==> flow/design.v <==
module LASER (
    input CLK,
    input RST,
    input [3:0] X,
    input [3:0] Y,
    output reg [3:0] C1X,
    output reg [3:0] C1Y,
    output reg [3:0] C2X,
    output reg [3:0] C2Y,
    output reg DONE);
  parameter DATA_WIDTH      = 4;
  parameter VALID_POINT_NUM = 40;
  parameter VALID_POINT_NUM_BY_FOUR = 10;
  parameter ITER_NUM        = 4;
  parameter VALID_PTS_WIDTH       = 6;
  parameter RADIUS = 4;
  integer idx,depth;
  reg[6:0] currentState, nextState;
  localparam IDLE         = 7'b0000001;
  localparam RD_DATA      = 7'b0000010;
  localparam FIRST_TRY_C1 = 7'b0000100;
  localparam FIND_C2      = 7'b0001000;
  localparam FIND_C1      = 7'b0010000;
  localparam EVAL         = 7'b0100000;
  localparam FINISH         = 7'b1000000;
  wire state_IDLE         = currentState[0];
  wire state_RD_DATA      = currentState[1];
  wire state_FIRST_TRY_C1 = currentState[2];
  wire state_FIND_C2      = currentState[3];
  wire state_FIND_C1      = currentState[4];
  wire state_EVAL         = currentState[5];
  wire state_DONE         = currentState[6];
  reg[5:0] valid_pts_cnt;
  reg[DATA_WIDTH-1:0] row_ptr,col_ptr;
  reg[2:0] iters_cnt ;
  wire[1:0] rd_data_in_switch = valid_pts_cnt[1:0];
  reg[VALID_PTS_WIDTH-1:0] curr_valid_Num_acc_ff;
  reg[VALID_PTS_WIDTH-1:0] best_Num_ff;
  reg[DATA_WIDTH-1:0] bestC1X_ff,bestC1Y_ff,bestC2X_ff,bestC2Y_ff;
  reg[DATA_WIDTH-1:0] valid_pts_X_cir_buf[0:VALID_POINT_NUM_BY_FOUR-1][0:3];
  reg[DATA_WIDTH-1:0] valid_pts_Y_cir_buf[0:VALID_POINT_NUM_BY_FOUR-1][0:3];
  reg [VALID_PTS_WIDTH-1:0] det_inside_C1;
  reg [VALID_PTS_WIDTH-1:0] det_inside_C2;
  reg [VALID_PTS_WIDTH-1:0] curr_valid_Num_acc_wr;
  wire[3:0] pt_is_in;
  wire[DATA_WIDTH-1:0] current_validX1 = valid_pts_X_cir_buf[VALID_POINT_NUM_BY_FOUR-1][0];
  wire[DATA_WIDTH-1:0] current_validY1 = valid_pts_Y_cir_buf[VALID_POINT_NUM_BY_FOUR-1][0];
  wire[DATA_WIDTH-1:0] current_validX2 = valid_pts_X_cir_buf[VALID_POINT_NUM_BY_FOUR-1][1];
  wire[DATA_WIDTH-1:0] current_validY2 = valid_pts_Y_cir_buf[VALID_POINT_NUM_BY_FOUR-1][1];
  wire[DATA_WIDTH-1:0] current_validX3 = valid_pts_X_cir_buf[VALID_POINT_NUM_BY_FOUR-1][2];
  wire[DATA_WIDTH-1:0] current_validY3 = valid_pts_Y_cir_buf[VALID_POINT_NUM_BY_FOUR-1][2];
  wire[DATA_WIDTH-1:0] current_validX4 = valid_pts_X_cir_buf[VALID_POINT_NUM_BY_FOUR-1][3];
  wire[DATA_WIDTH-1:0] current_validY4 = valid_pts_Y_cir_buf[VALID_POINT_NUM_BY_FOUR-1][3];
  wire rd_data_done_f        = valid_pts_cnt == (VALID_POINT_NUM-1) && state_RD_DATA;
  wire valid_pts_traversed_f = valid_pts_cnt == (VALID_POINT_NUM_BY_FOUR-1) &&
       (state_FIND_C1 || state_FIND_C2 || state_FIRST_TRY_C1) ;
  wire first_try_done_f      = row_ptr == 15 && col_ptr == 15
       && state_FIRST_TRY_C1 && valid_pts_traversed_f;
  wire find_C2_done_f      = row_ptr == 15 && col_ptr == 15 && state_FIND_C2;
  wire find_C1_done_f      = row_ptr == 15 && col_ptr == 15 && state_FIND_C1;
  wire value_converged_f   = curr_valid_Num_acc_ff == best_Num_ff && state_EVAL;
  wire iters_done_f        = iters_cnt == ITER_NUM-1;
  always @(posedge CLK)
  begin
    if(RST)
    begin
      currentState <= RD_DATA;
    end
    else
    begin
      currentState <= nextState;
    end
  end
  always @(*)
  begin
    case (currentState)
      IDLE    :
      begin
        nextState            = RD_DATA;
      end
      RD_DATA :
      begin
        nextState            = rd_data_done_f   ? FIRST_TRY_C1 : RD_DATA;
      end
      FIRST_TRY_C1 :
      begin
        nextState            = first_try_done_f ? FIND_C2 : FIRST_TRY_C1;
      end
      FIND_C2 :
      begin
        nextState            = find_C2_done_f ? FIND_C1 : FIND_C2;
      end
      FIND_C1 :
      begin
        nextState            =  find_C1_done_f ? EVAL : FIND_C1;
      end
      EVAL    :
      begin
        nextState            = (iters_done_f || value_converged_f) ? FINISH:FIND_C2;
      end
      FINISH    :
      begin
        nextState            = IDLE;
      end
      default :
      begin
        nextState            = IDLE;
      end
    endcase
  end
  always @(posedge CLK)
  begin
    if(RST)
    begin
      row_ptr <= 0;
      col_ptr <= 0;
    end
    else if(state_IDLE || currentState != nextState)
    begin
      row_ptr <= 0;
      col_ptr <= 0;
    end
    else
    begin
      if(first_try_done_f || find_C1_done_f || find_C2_done_f)
      begin
        row_ptr  <= 0;
        col_ptr  <= 0;
      end
      else
      begin
        row_ptr  <= (col_ptr == 15) && valid_pts_traversed_f ?
                 row_ptr+1 : row_ptr ;
        col_ptr  <= valid_pts_traversed_f ?
                 ((col_ptr==15) ? 0 :col_ptr+1) : col_ptr;
      end
    end
  end
  always @(posedge CLK)
  begin
    if(RST)
    begin
      valid_pts_cnt <= 0;
    end
    else if(state_IDLE || currentState != nextState || valid_pts_traversed_f)
    begin
      valid_pts_cnt <= 0;
    end
    else if(state_RD_DATA)
    begin
      valid_pts_cnt <= valid_pts_cnt + 1;
    end
    else if(state_FIND_C1 || state_FIND_C2 || state_FIRST_TRY_C1)
    begin
      valid_pts_cnt <= valid_pts_cnt + 1;
    end
    else
    begin
      valid_pts_cnt <= valid_pts_cnt;
    end
  end
  always @(posedge CLK)
  begin
    if(RST)
    begin
      iters_cnt <= 0;
    end
    else if(state_IDLE)
    begin
      iters_cnt <= 0;
    end
    else if(find_C1_done_f)
    begin
      iters_cnt <= iters_cnt + 1;
    end
    else
    begin
      ;
    end
  end
  always @(posedge CLK)
  begin
    if(state_RD_DATA)
    begin
      for ( depth = 0 ; depth < 4 ; depth = depth + 1)
        for(idx = 1 ; idx < VALID_POINT_NUM_BY_FOUR ; idx = idx+1)
        begin
          if(rd_data_in_switch==2'b00)
          begin
            valid_pts_X_cir_buf[idx][depth] <= valid_pts_X_cir_buf[idx-1][depth];
            valid_pts_Y_cir_buf[idx][depth] <= valid_pts_Y_cir_buf[idx-1][depth];
          end
        end
      case(rd_data_in_switch)
        2'b00:
        begin
          valid_pts_X_cir_buf[0][0] <= X;
          valid_pts_Y_cir_buf[0][0] <= Y;
        end
        2'b01:
        begin
          valid_pts_X_cir_buf[0][1] <= X;
          valid_pts_Y_cir_buf[0][1] <= Y;
        end
        2'b10:
        begin
          valid_pts_X_cir_buf[0][2] <= X;
          valid_pts_Y_cir_buf[0][2] <= Y;
        end
        2'b11:
        begin
          valid_pts_X_cir_buf[0][3] <= X;
          valid_pts_Y_cir_buf[0][3] <= Y;
        end
        default:
        begin
          valid_pts_X_cir_buf[0][0] <= 0;
          valid_pts_Y_cir_buf[0][0] <= 0;
        end
      endcase
    end
    else if((state_FIND_C1 || state_FIRST_TRY_C1 || state_FIND_C2))
    begin
      for(depth = 0 ;depth < 4 ; depth= depth + 1)
        for(idx = 1 ; idx < VALID_POINT_NUM_BY_FOUR ; idx = idx+1)
        begin
          valid_pts_X_cir_buf[idx][depth] <= valid_pts_X_cir_buf[idx-1][depth];
          valid_pts_Y_cir_buf[idx][depth] <= valid_pts_Y_cir_buf[idx-1][depth];
          valid_pts_X_cir_buf[0][depth] <= valid_pts_X_cir_buf[VALID_POINT_NUM_BY_FOUR-1][depth];
          valid_pts_Y_cir_buf[0][depth] <= valid_pts_Y_cir_buf[VALID_POINT_NUM_BY_FOUR-1][depth];
        end
    end
    else
    begin
      ;
    end
  end
  always @(posedge CLK)
  begin
    if(RST)
    begin
      bestC1X_ff <= 0;
      bestC1Y_ff <= 0;
      bestC2X_ff <= 0;
      bestC2Y_ff <= 0;
      best_Num_ff <= 0;
    end
    else if(state_IDLE)
    begin
      bestC1X_ff <= 0;
      bestC1Y_ff <= 0;
      bestC2X_ff <= 0;
      bestC2Y_ff <= 0;
      best_Num_ff <= 0;
    end
    else if(state_FIRST_TRY_C1 || state_FIND_C1)
    begin
      if(curr_valid_Num_acc_wr >= best_Num_ff)
      begin
        bestC1X_ff <= col_ptr;
        bestC1Y_ff <= row_ptr;
        best_Num_ff <= curr_valid_Num_acc_wr;
      end
      else
      begin
        ;
      end
    end
    else if(state_FIND_C2)
    begin
      if(curr_valid_Num_acc_wr >= best_Num_ff)
      begin
        bestC2X_ff <= col_ptr;
        bestC2Y_ff <= row_ptr;
        best_Num_ff <= curr_valid_Num_acc_wr;
      end
      else
      begin
        ;
      end
    end
    else
    begin
      bestC1X_ff <= bestC1X_ff;
      bestC1Y_ff <= bestC1Y_ff;
      bestC2X_ff <= bestC2X_ff;
      bestC2Y_ff <= bestC2Y_ff;
      best_Num_ff <= best_Num_ff;
    end
  end
  always @(posedge CLK)
  begin
    if(RST)
    begin
      C1X <= 0;
      C1Y <= 0;
      C2X <= 0;
      C2Y <= 0;
      DONE <= 0;
    end
    else if(state_IDLE)
    begin
      C1X <= 0;
      C1Y <= 0;
      C2X <= 0;
      C2Y <= 0;
      DONE <= 0;
    end
    else if(state_DONE)
    begin
      C1X <= bestC1X_ff;
      C1Y <= bestC1Y_ff;
      C2X <= bestC2X_ff;
      C2Y <= bestC2Y_ff;
      DONE <= 1;
    end
    else
    begin
      ;
    end
  end
  reg[DATA_WIDTH-1:0] C1_Xin;
  reg[DATA_WIDTH-1:0] C1_Yin;
  wire[DATA_WIDTH-1:0] C1_Xin_feed = C1_Xin;
  wire[DATA_WIDTH-1:0] C1_Yin_feed = C1_Yin;
  reg[DATA_WIDTH-1:0] C2_Xin;
  reg[DATA_WIDTH-1:0] C2_Yin;
  wire[DATA_WIDTH-1:0] C2_Xin_feed = C2_Xin;
  wire[DATA_WIDTH-1:0] C2_Yin_feed = C2_Yin;
  always @(*)
  begin:DET_IN_INPUTS
    if(state_FIRST_TRY_C1)
    begin
      C1_Xin = col_ptr;
      C1_Yin = row_ptr;
      C2_Xin = col_ptr;
      C2_Yin = row_ptr;
    end
    else if(state_FIND_C1)
    begin
      C1_Xin = col_ptr;
      C1_Yin = row_ptr;
      C2_Xin = bestC2X_ff;
      C2_Yin = bestC2Y_ff;
    end
    else if(state_FIND_C2)
    begin
      C1_Xin = bestC1X_ff;
      C1_Yin = bestC1Y_ff;
      C2_Xin = col_ptr;
      C2_Yin = row_ptr;
    end
    else
    begin
      C1_Xin = 0;
      C1_Yin = 0;
      C2_Xin = 0;
      C2_Yin = 0;
    end
  end
  always @(posedge CLK )
  begin
    if(RST)
    begin
      curr_valid_Num_acc_ff <= 0;
    end
    else if(state_IDLE || valid_pts_traversed_f||currentState!=nextState)
    begin
      curr_valid_Num_acc_ff <= 0;
    end
    else if(state_FIND_C1 || state_FIND_C2 || state_FIRST_TRY_C1)
    begin
      curr_valid_Num_acc_ff <= curr_valid_Num_acc_wr;
    end
    else
    begin
      curr_valid_Num_acc_ff <= curr_valid_Num_acc_ff;
    end
  end
  always @(*)
  begin
    curr_valid_Num_acc_wr = (pt_is_in[0] + pt_is_in[1]) + (pt_is_in[2] +pt_is_in[3])
                          + curr_valid_Num_acc_ff;
  end
  det_inside
    #(
      .RADIUS (RADIUS )
    )
    u_det_inside0(
      .circle1X (C1_Xin_feed ),
      .circle1Y (C1_Yin_feed ),
      .circle2X (C2_Xin_feed ),
      .circle2Y (C2_Yin_feed ),
      .validX   (current_validX1),
      .validY   (current_validY1),
      .pt_is_in (pt_is_in[0] )
    );
  det_inside
    #(
      .RADIUS (RADIUS )
    )
    u_det_inside1(
      .circle1X (C1_Xin_feed ),
      .circle1Y (C1_Yin_feed ),
      .circle2X (C2_Xin_feed ),
      .circle2Y (C2_Yin_feed ),
      .validX   (current_validX2),
      .validY   (current_validY2),
      .pt_is_in (pt_is_in[1] )
    );
  det_inside
    #(
      .RADIUS (RADIUS )
    )
    u_det_inside2(
      .circle1X (C1_Xin_feed ),
      .circle1Y (C1_Yin_feed ),
      .circle2X (C2_Xin_feed ),
      .circle2Y (C2_Yin_feed ),
      .validX   (current_validX3   ),
      .validY   (current_validY3  ),
      .pt_is_in (pt_is_in[2] )
    );
  det_inside
    #(
      .RADIUS (RADIUS )
    )
    u_det_inside3(
      .circle1X (C1_Xin_feed ),
      .circle1Y (C1_Yin_feed ),
      .circle2X (C2_Xin_feed ),
      .circle2Y (C2_Yin_feed ),
      .validX   (current_validX4   ),
      .validY   (current_validY4   ),
      .pt_is_in (pt_is_in[3] )
    );
endmodule
module det_inside(input[3:0] circle1X,
                    input[3:0] circle1Y,
                    input[3:0] circle2X,
                    input[3:0] circle2Y,
                    input[3:0] validX,
                    input[3:0] validY,
                    output pt_is_in);
  parameter RADIUS = 4;
  reg det_inside_C1,det_inside_C2;
  wire signed[4:0] dispC1X = validX - circle1X;
  reg[3:0] absDispC1X;
  wire signed[4:0] dispC1Y = validY - circle1Y;
  reg[3:0] absDispC1Y;
  wire signed[4:0] dispC2X = validX - circle2X;
  reg[3:0] absDispC2X;
  wire signed[4:0] dispC2Y = validY - circle2Y;
  reg[3:0] absDispC2Y;
  always @(*)
  begin: absoulute
    if(dispC1X > 0)
    begin
      absDispC1X = dispC1X;
    end
    else
    begin
      absDispC1X = ~dispC1X+1;
    end
    if(dispC1Y > 0)
    begin
      absDispC1Y = dispC1Y;
    end
    else
    begin
      absDispC1Y = ~dispC1Y+1;
    end
    if(dispC2X > 0)
    begin
      absDispC2X = dispC2X;
    end
    else
    begin
      absDispC2X = ~dispC2X+1;
    end
    if(dispC2Y > 0)
    begin
      absDispC2Y = dispC2Y;
    end
    else
    begin
      absDispC2Y = ~dispC2Y+1;
    end
  end
  always@(*)
  begin: DET_INSIDE
    det_inside_C1 = ((absDispC1X == RADIUS) && (absDispC1Y == 0))
                  || ((absDispC1X == 0) && (absDispC1Y == RADIUS))
                  || (((absDispC1X <= RADIUS - 1) && (absDispC1Y <= RADIUS - 1))
                      && ~((absDispC1X == RADIUS - 1) && (absDispC1Y == RADIUS - 1)));
    det_inside_C2 = ((absDispC2X == RADIUS) && (absDispC2Y == 0))
                  || ((absDispC2X == 0) && (absDispC2Y == RADIUS))
                  || (((absDispC2X <= RADIUS - 1) && (absDispC2Y <= RADIUS - 1))
                      && ~((absDispC2X == RADIUS - 1) && (absDispC2Y == RADIUS - 1)));
  end
  assign pt_is_in = det_inside_C1 || det_inside_C2;
endmodule
* Step by step through the tools: LASER *
The steps from the RTL of LASER to its reports follow in flow order.
Line numbers count from 1 in the design file above.
Operators: Yosys type, input widths -> output width; for muxes data width and select width s.
Library cell names are shortened.
Not given: --

inputs
  top module = LASER
  clock = CLK
  cell library = sky130hd
  timing corner = tt_025C_1v80

* Elaborated design *
Source: Yosys, flattened and elaborated. Widths are those after wreduce. Registers that Yosys merges into a memory's read port (data or address) are not register bits. Print and check cells do not count. Equal cells are merged and count once.

operators by class
  muxes and demuxes = 280
  add/sub/neg operators = 40
  $mul = 0
  bitwise operators = 25
  divide/modulo/power cells = 0
  eq/ne operators = 52
  shift operators = 0
  $lt $le $gt $ge = 33
  reduce/logical cells = 110

operators by type and width
  kind                 number
  $mux 4               270
  $sub 4x4->5          16
  $gt 5x1->1 const B   16
  $add 4x2->4 const B  16
  $le 4x2->1 const B   16
  $eq 4x2->1 const B   16
  $eq 4x3->1 const B   16
  $not 4->4            16
  $logic_not 4->1      16
  $logic_and 1x1->1    49
  $pmux 7 s6           1
  $mux 6               6
  $logic_or 1x1->1     31
  $reduce_and 2->1     5
  $not 1->1            9
  $ne 2x1->1 const B   4
  $add 4x1->4 const B  2
  $eq 4x4->1 const B   2
  $eq 7x1->1 const B   1
  $eq 7x2->1 const B   1
  $eq 7x3->1 const B   1
  $eq 7x4->1 const B   1
  $eq 7x5->1 const B   1
  $eq 7x6->1 const B   1
  $ne 7x7->1           1
  $mux 7               1
  $reduce_bool 2->1    3
  $reduce_or 2->1      3

Not listed: further kinds 17, cells in them 19.

storage and ports
  clocked read ports x word width = 0
  bits in latches = 0
  memories kept = 0
  memory bits (read-only) = 0
  RAM bits = 0
  output and inout bits = 17
  register bits after elaboration = 389
  input port bits = 10
  elaborated cells = 636

* Logic depth *
Yosys ltp: most cells in a row. Word level: on the elaborated netlist, between registers, memories and ports. Mapped: between sequential cells and ports; inverters and the memories' decode and read muxes count.

depth
  word-level depth = 20
  ABC_AREA = 0
  depth in mapped cells = 34

* Netlist *
Source: synth_stat.txt of the flow (Yosys; design flattened, memories mapped). It holds for the ABC_AREA given above (unset counts as 0); a run with the other value may have another netlist.

cells by type
  type      number
  edfxtp_1  320
  dfxtp_1   69
  ha_1      99
  xnor2_1   72
  mux2i_1   52
  nor2_1    110
  o21ai_0   69
  inv_1     88
  a21oi_1   55
  maj3_1    27
  nand2_1   70
  xor2_1    23
  a31oi_1   21
  nand3_1   24
  o211ai_1  16
  nor3_1    20
  clkbuf_1  26
  nor2b_1   14

Not listed: further types 60, cells in them 205.

mapped netlist
  chip area (Yosys) = 17,782.1 um2
  sequential area = 10,990.5 um2
  cells in the netlist = 1,380
  flip-flops = 389
  buffer cells = 42

By module: a second synthesis without flattening, with its own total; a netlist apart from the flattened one above.

second synthesis, totals
  cell total of the unflattened synthesis = 1,441
  area total of the unflattened synthesis = 18,201.2 um2

Rows give one instance, submodules left out.

modules
  module                  sequential area (um2)  cells  area (um2)  times used
  LASER                   10,990.5               809    13,496.7    1
  det_inside #(RADIUS=4)  0.0                    158    1,176.1     4

* Timing after synthesis *
Path of least setup slack by OpenSTA after synthesis, without wires, with an ideal clock, recovery checks aside; 20% of the period is set as input and as output delay. Where synthesis merged equal registers, the netlist keeps one of their names.

path after synthesis
  kind = flip-flop to flip-flop
  from = reg currentState[2]
  to = reg valid_pts_X_cir_buf
  stages = 7
  slack = -1,988 ps
  path delay = 8,487 ps
  period = 6,500 ps
  data arrival time = 7,802 ps
  path buffers = 2
  data required time = 5,815 ps
  synthesis period reached = 8,488 ps

"path delay" is the arrival time less input delay plus setup time.
"stages": output pins that drive a net of the path, with the launching flip-flop's if there is one; two outputs of one cell count as two.
"synthesis period reached" is the clock period less the worst setup slack; recovery checks do not enter. This is arithmetic on one report: input and output delays are still those of the set period (20% each).
An end named without its bit number is one bit of that signal or, where synthesis recoded a state register, one of its new flip-flops.
The rows between start and end are the longest chain of elaborated cells between them; the timing report does not say that the signal goes this way. Where chains are equally long, one stands for them.
A line is the first line of the expression or statement that the cell stems from. Yosys adds cells for indexed reads and writes and turns some case tables into memories.
At most two assigning lines are given for a register; there are more.
Only ways into the end's enable, where the timed path ends, are counted here.

on the way, after synthesis
  cells stage by stage = dfxtp_1 buf_2 clkbuf_1 or2_2 nor2_2 nand2_1 o21a_1
  cells in the longest elaborated chain = 4
  elaborated cells between the ends (all ways) = 4

ends and longest elaborated chain, after synthesis
  what                 RTL line  text
  start: declaration   18        reg[6:0] currentState, nextState;
  start: assignment    67        currentState <= RD_DATA;
  start: assignment    71        currentState <= nextState;
  $logic_or 1x1->1 x2  222       else if((state_FIND_C1 || state_FIRST_TRY_C1 || state_FIND_C2))
  $reduce_bool 2->1    --
  $reduce_and 2->1     --
  end: assignment      227       valid_pts_X_cir_buf[idx][depth] <= valid_pts_X_cir_buf[idx-1][depth];
  end: assignment      229       valid_pts_X_cir_buf[0][depth] <= valid_pts_X_cir_buf[VALID_POINT_NUM_BY_FOUR-1][depth];
  end: declaration     40        reg[DATA_WIDTH-1:0] valid_pts_X_cir_buf[0:VALID_POINT_NUM_BY_FOUR-1][0:3];

* Timing after layout *
Path of least setup slack in the final report of run A (OpenROAD, finished layout, wires in). Where an end is a register, its clock arrival counts in the times.
The report prints the path's times to 10 ps; the period is as set.

path post-layout
  kind = flip-flop to flip-flop
  from = reg currentState[2]
  to = reg (no name shown)
  path buffers = 2
  slack = 1,870 ps
  data arrival time = 8,500 ps
  period = 9,960 ps
  data required time = 10,370 ps
  stages = 33

The rows between start and end are the longest chain of elaborated cells between them; the timing report does not say that the signal goes this way. Where chains are equally long, one stands for them.

on the way, post-layout
  cells stage by stage = dfxtp_1 buf_2 clkbuf_1 or2_2 nand2_1 nand2_1 ha_1 inv_1 ha_1 inv_1 ha_1 or3_1 nand3_1 mux2i_1 a22oi_1 nand4_1 nor4_1 nand2_1 a32oi_1 fa_1 fa_1 inv_1 fa_1 ha_1 a21o_1 a21oi_1 nor2b_1 o21ai_0 nand2b_1 a21oi_1 nor2_1 mux2i_1 nor2_1
  cells in the longest elaborated chain = 18
  elaborated cells between the ends (all ways) = 226

ends and longest elaborated chain, post-layout
  what                RTL line  text
  start: declaration  18        reg[6:0] currentState, nextState;
  start: assignment   67        currentState <= RD_DATA;
  start: assignment   71        currentState <= nextState;
  $mux 4              332       if(state_FIRST_TRY_C1)
  $sub 4x4->5         447       wire signed[4:0] dispC1X = validX - circle1X;
  $not 4->4           463       absDispC1X = ~dispC1X+1;
  $add 4x2->4         463
  $mux 4              457       if(dispC1X > 0)
  $eq 4x2->1          495       && ~((absDispC1X == RADIUS - 1) && (absDispC1Y == RADIUS - 1)));
  $logic_and 1x1->1   495
  [4 not listed]      --
  $add 1x1->2         382       curr_valid_Num_acc_wr = (pt_is_in[0] + pt_is_in[1]) + (pt_is_in[2] +pt_is_in[3])
  $add 2x2->3         382
  $add 3x6->6         382
  $ge 6x6->1          271
  $mux 6              271
  $mux 6              269       else if(state_FIND_C2)
  $mux 6              256       else if(state_FIRST_TRY_C1 || state_FIND_C1)
  end: assignment     262
  end: assignment     275
  end: declaration    38

Some nets on the timed path still bear RTL names; the line given drives or declares the net.

nets with RTL names, path post-layout
  net                       RTL line
  curr_valid_Num_acc_wr[1]  382

Add stored flow runs of LASER

LASER through Yosys and OpenROAD on sky130hd: 4 stored runs, unordered, with their settings and measured results. The constraints put input and output delay at 20% of the set period each and load the outputs with 0.01 pF.
By "achieved period" is meant the clock period of the run minus its worst setup slack. This is arithmetic on one report: input and output delays are still those of the set period (20% each).
"critical path time": the worst setup path's part of the clock period (all of it between registers, 20% less for each end at a port) less its slack. A launch clock that arrives late makes it longer, a capture clock that arrives late makes it shorter.
"total power after layout" rests on the timing tool's default activity at the inputs, not on a simulated workload.
"critical path time" is given in steps of 10 ps.
A setting shown as n/a is not set for that run.
Among the results, n/a means that no value is shown for the run.

name                                  run A                   run B  run C                   run D
CTS_CLUSTER_SIZE                      15                      n/a    62                      70
GPL_ROUTABILITY_DRIVEN                1                       n/a    0                       1
GPL_TIMING_DRIVEN                     0                       n/a    1                       0
HOLD_SLACK_MARGIN                     0.16                    n/a    -0.09                   0.14
PLACE_DENSITY                         0.79                    n/a    0.53                    0.79
SLEW_MARGIN                           40                      20     30                      20
period_ns                             9.96                    10.8   10.0                    9.96
CAP_MARGIN                            20                      20     20                      0
CORE_MARGIN                           2                       2      6                       2
CORE_UTILIZATION                      40                      64     40                      40
ABC_AREA                              n/a                     1      1                       1
CELL_PAD_IN_SITES_DETAIL_PLACEMENT    n/a                     0      n/a                     1
CELL_PAD_IN_SITES_GLOBAL_PLACEMENT    n/a                     2      3                       n/a
CORE_ASPECT_RATIO                     n/a                     1.32   1.42                    n/a
PLACE_DENSITY_LB_ADDON                n/a                     0.14   n/a                     n/a
SETUP_SLACK_MARGIN                    n/a                     -0.91  -0.06                   n/a
MAX_ROUTING_LAYER                     n/a                     n/a    met5                    n/a
MIN_ROUTING_LAYER                     n/a                     n/a    n/a                     met1
netlist area reported by Yosys (um2)  17,782.1                n/a    18,227.5                18,227.5
die footprint (um2)                   46,158.4                n/a    50,914.9                47,293.2
post-layout utilization               0.459                   n/a    0.457                   0.457
smallest setup slack (ps)             1,873                   n/a    3,262                   2,177
lowest hold slack (ps)                415                     n/a    409                     412
total power after layout (mW)         6.804                   n/a    6.328                   6.638
achieved period (ps)                  8,087                   n/a    6,738                   7,783
critical path time (ps)               8,090                   n/a    6,740                   7,780
kind of the worst setup path          flip-flop to flip-flop  n/a    flip-flop to flip-flop  flip-flop to flip-flop

Run B: stopped before the end: placement reported FLW-0024
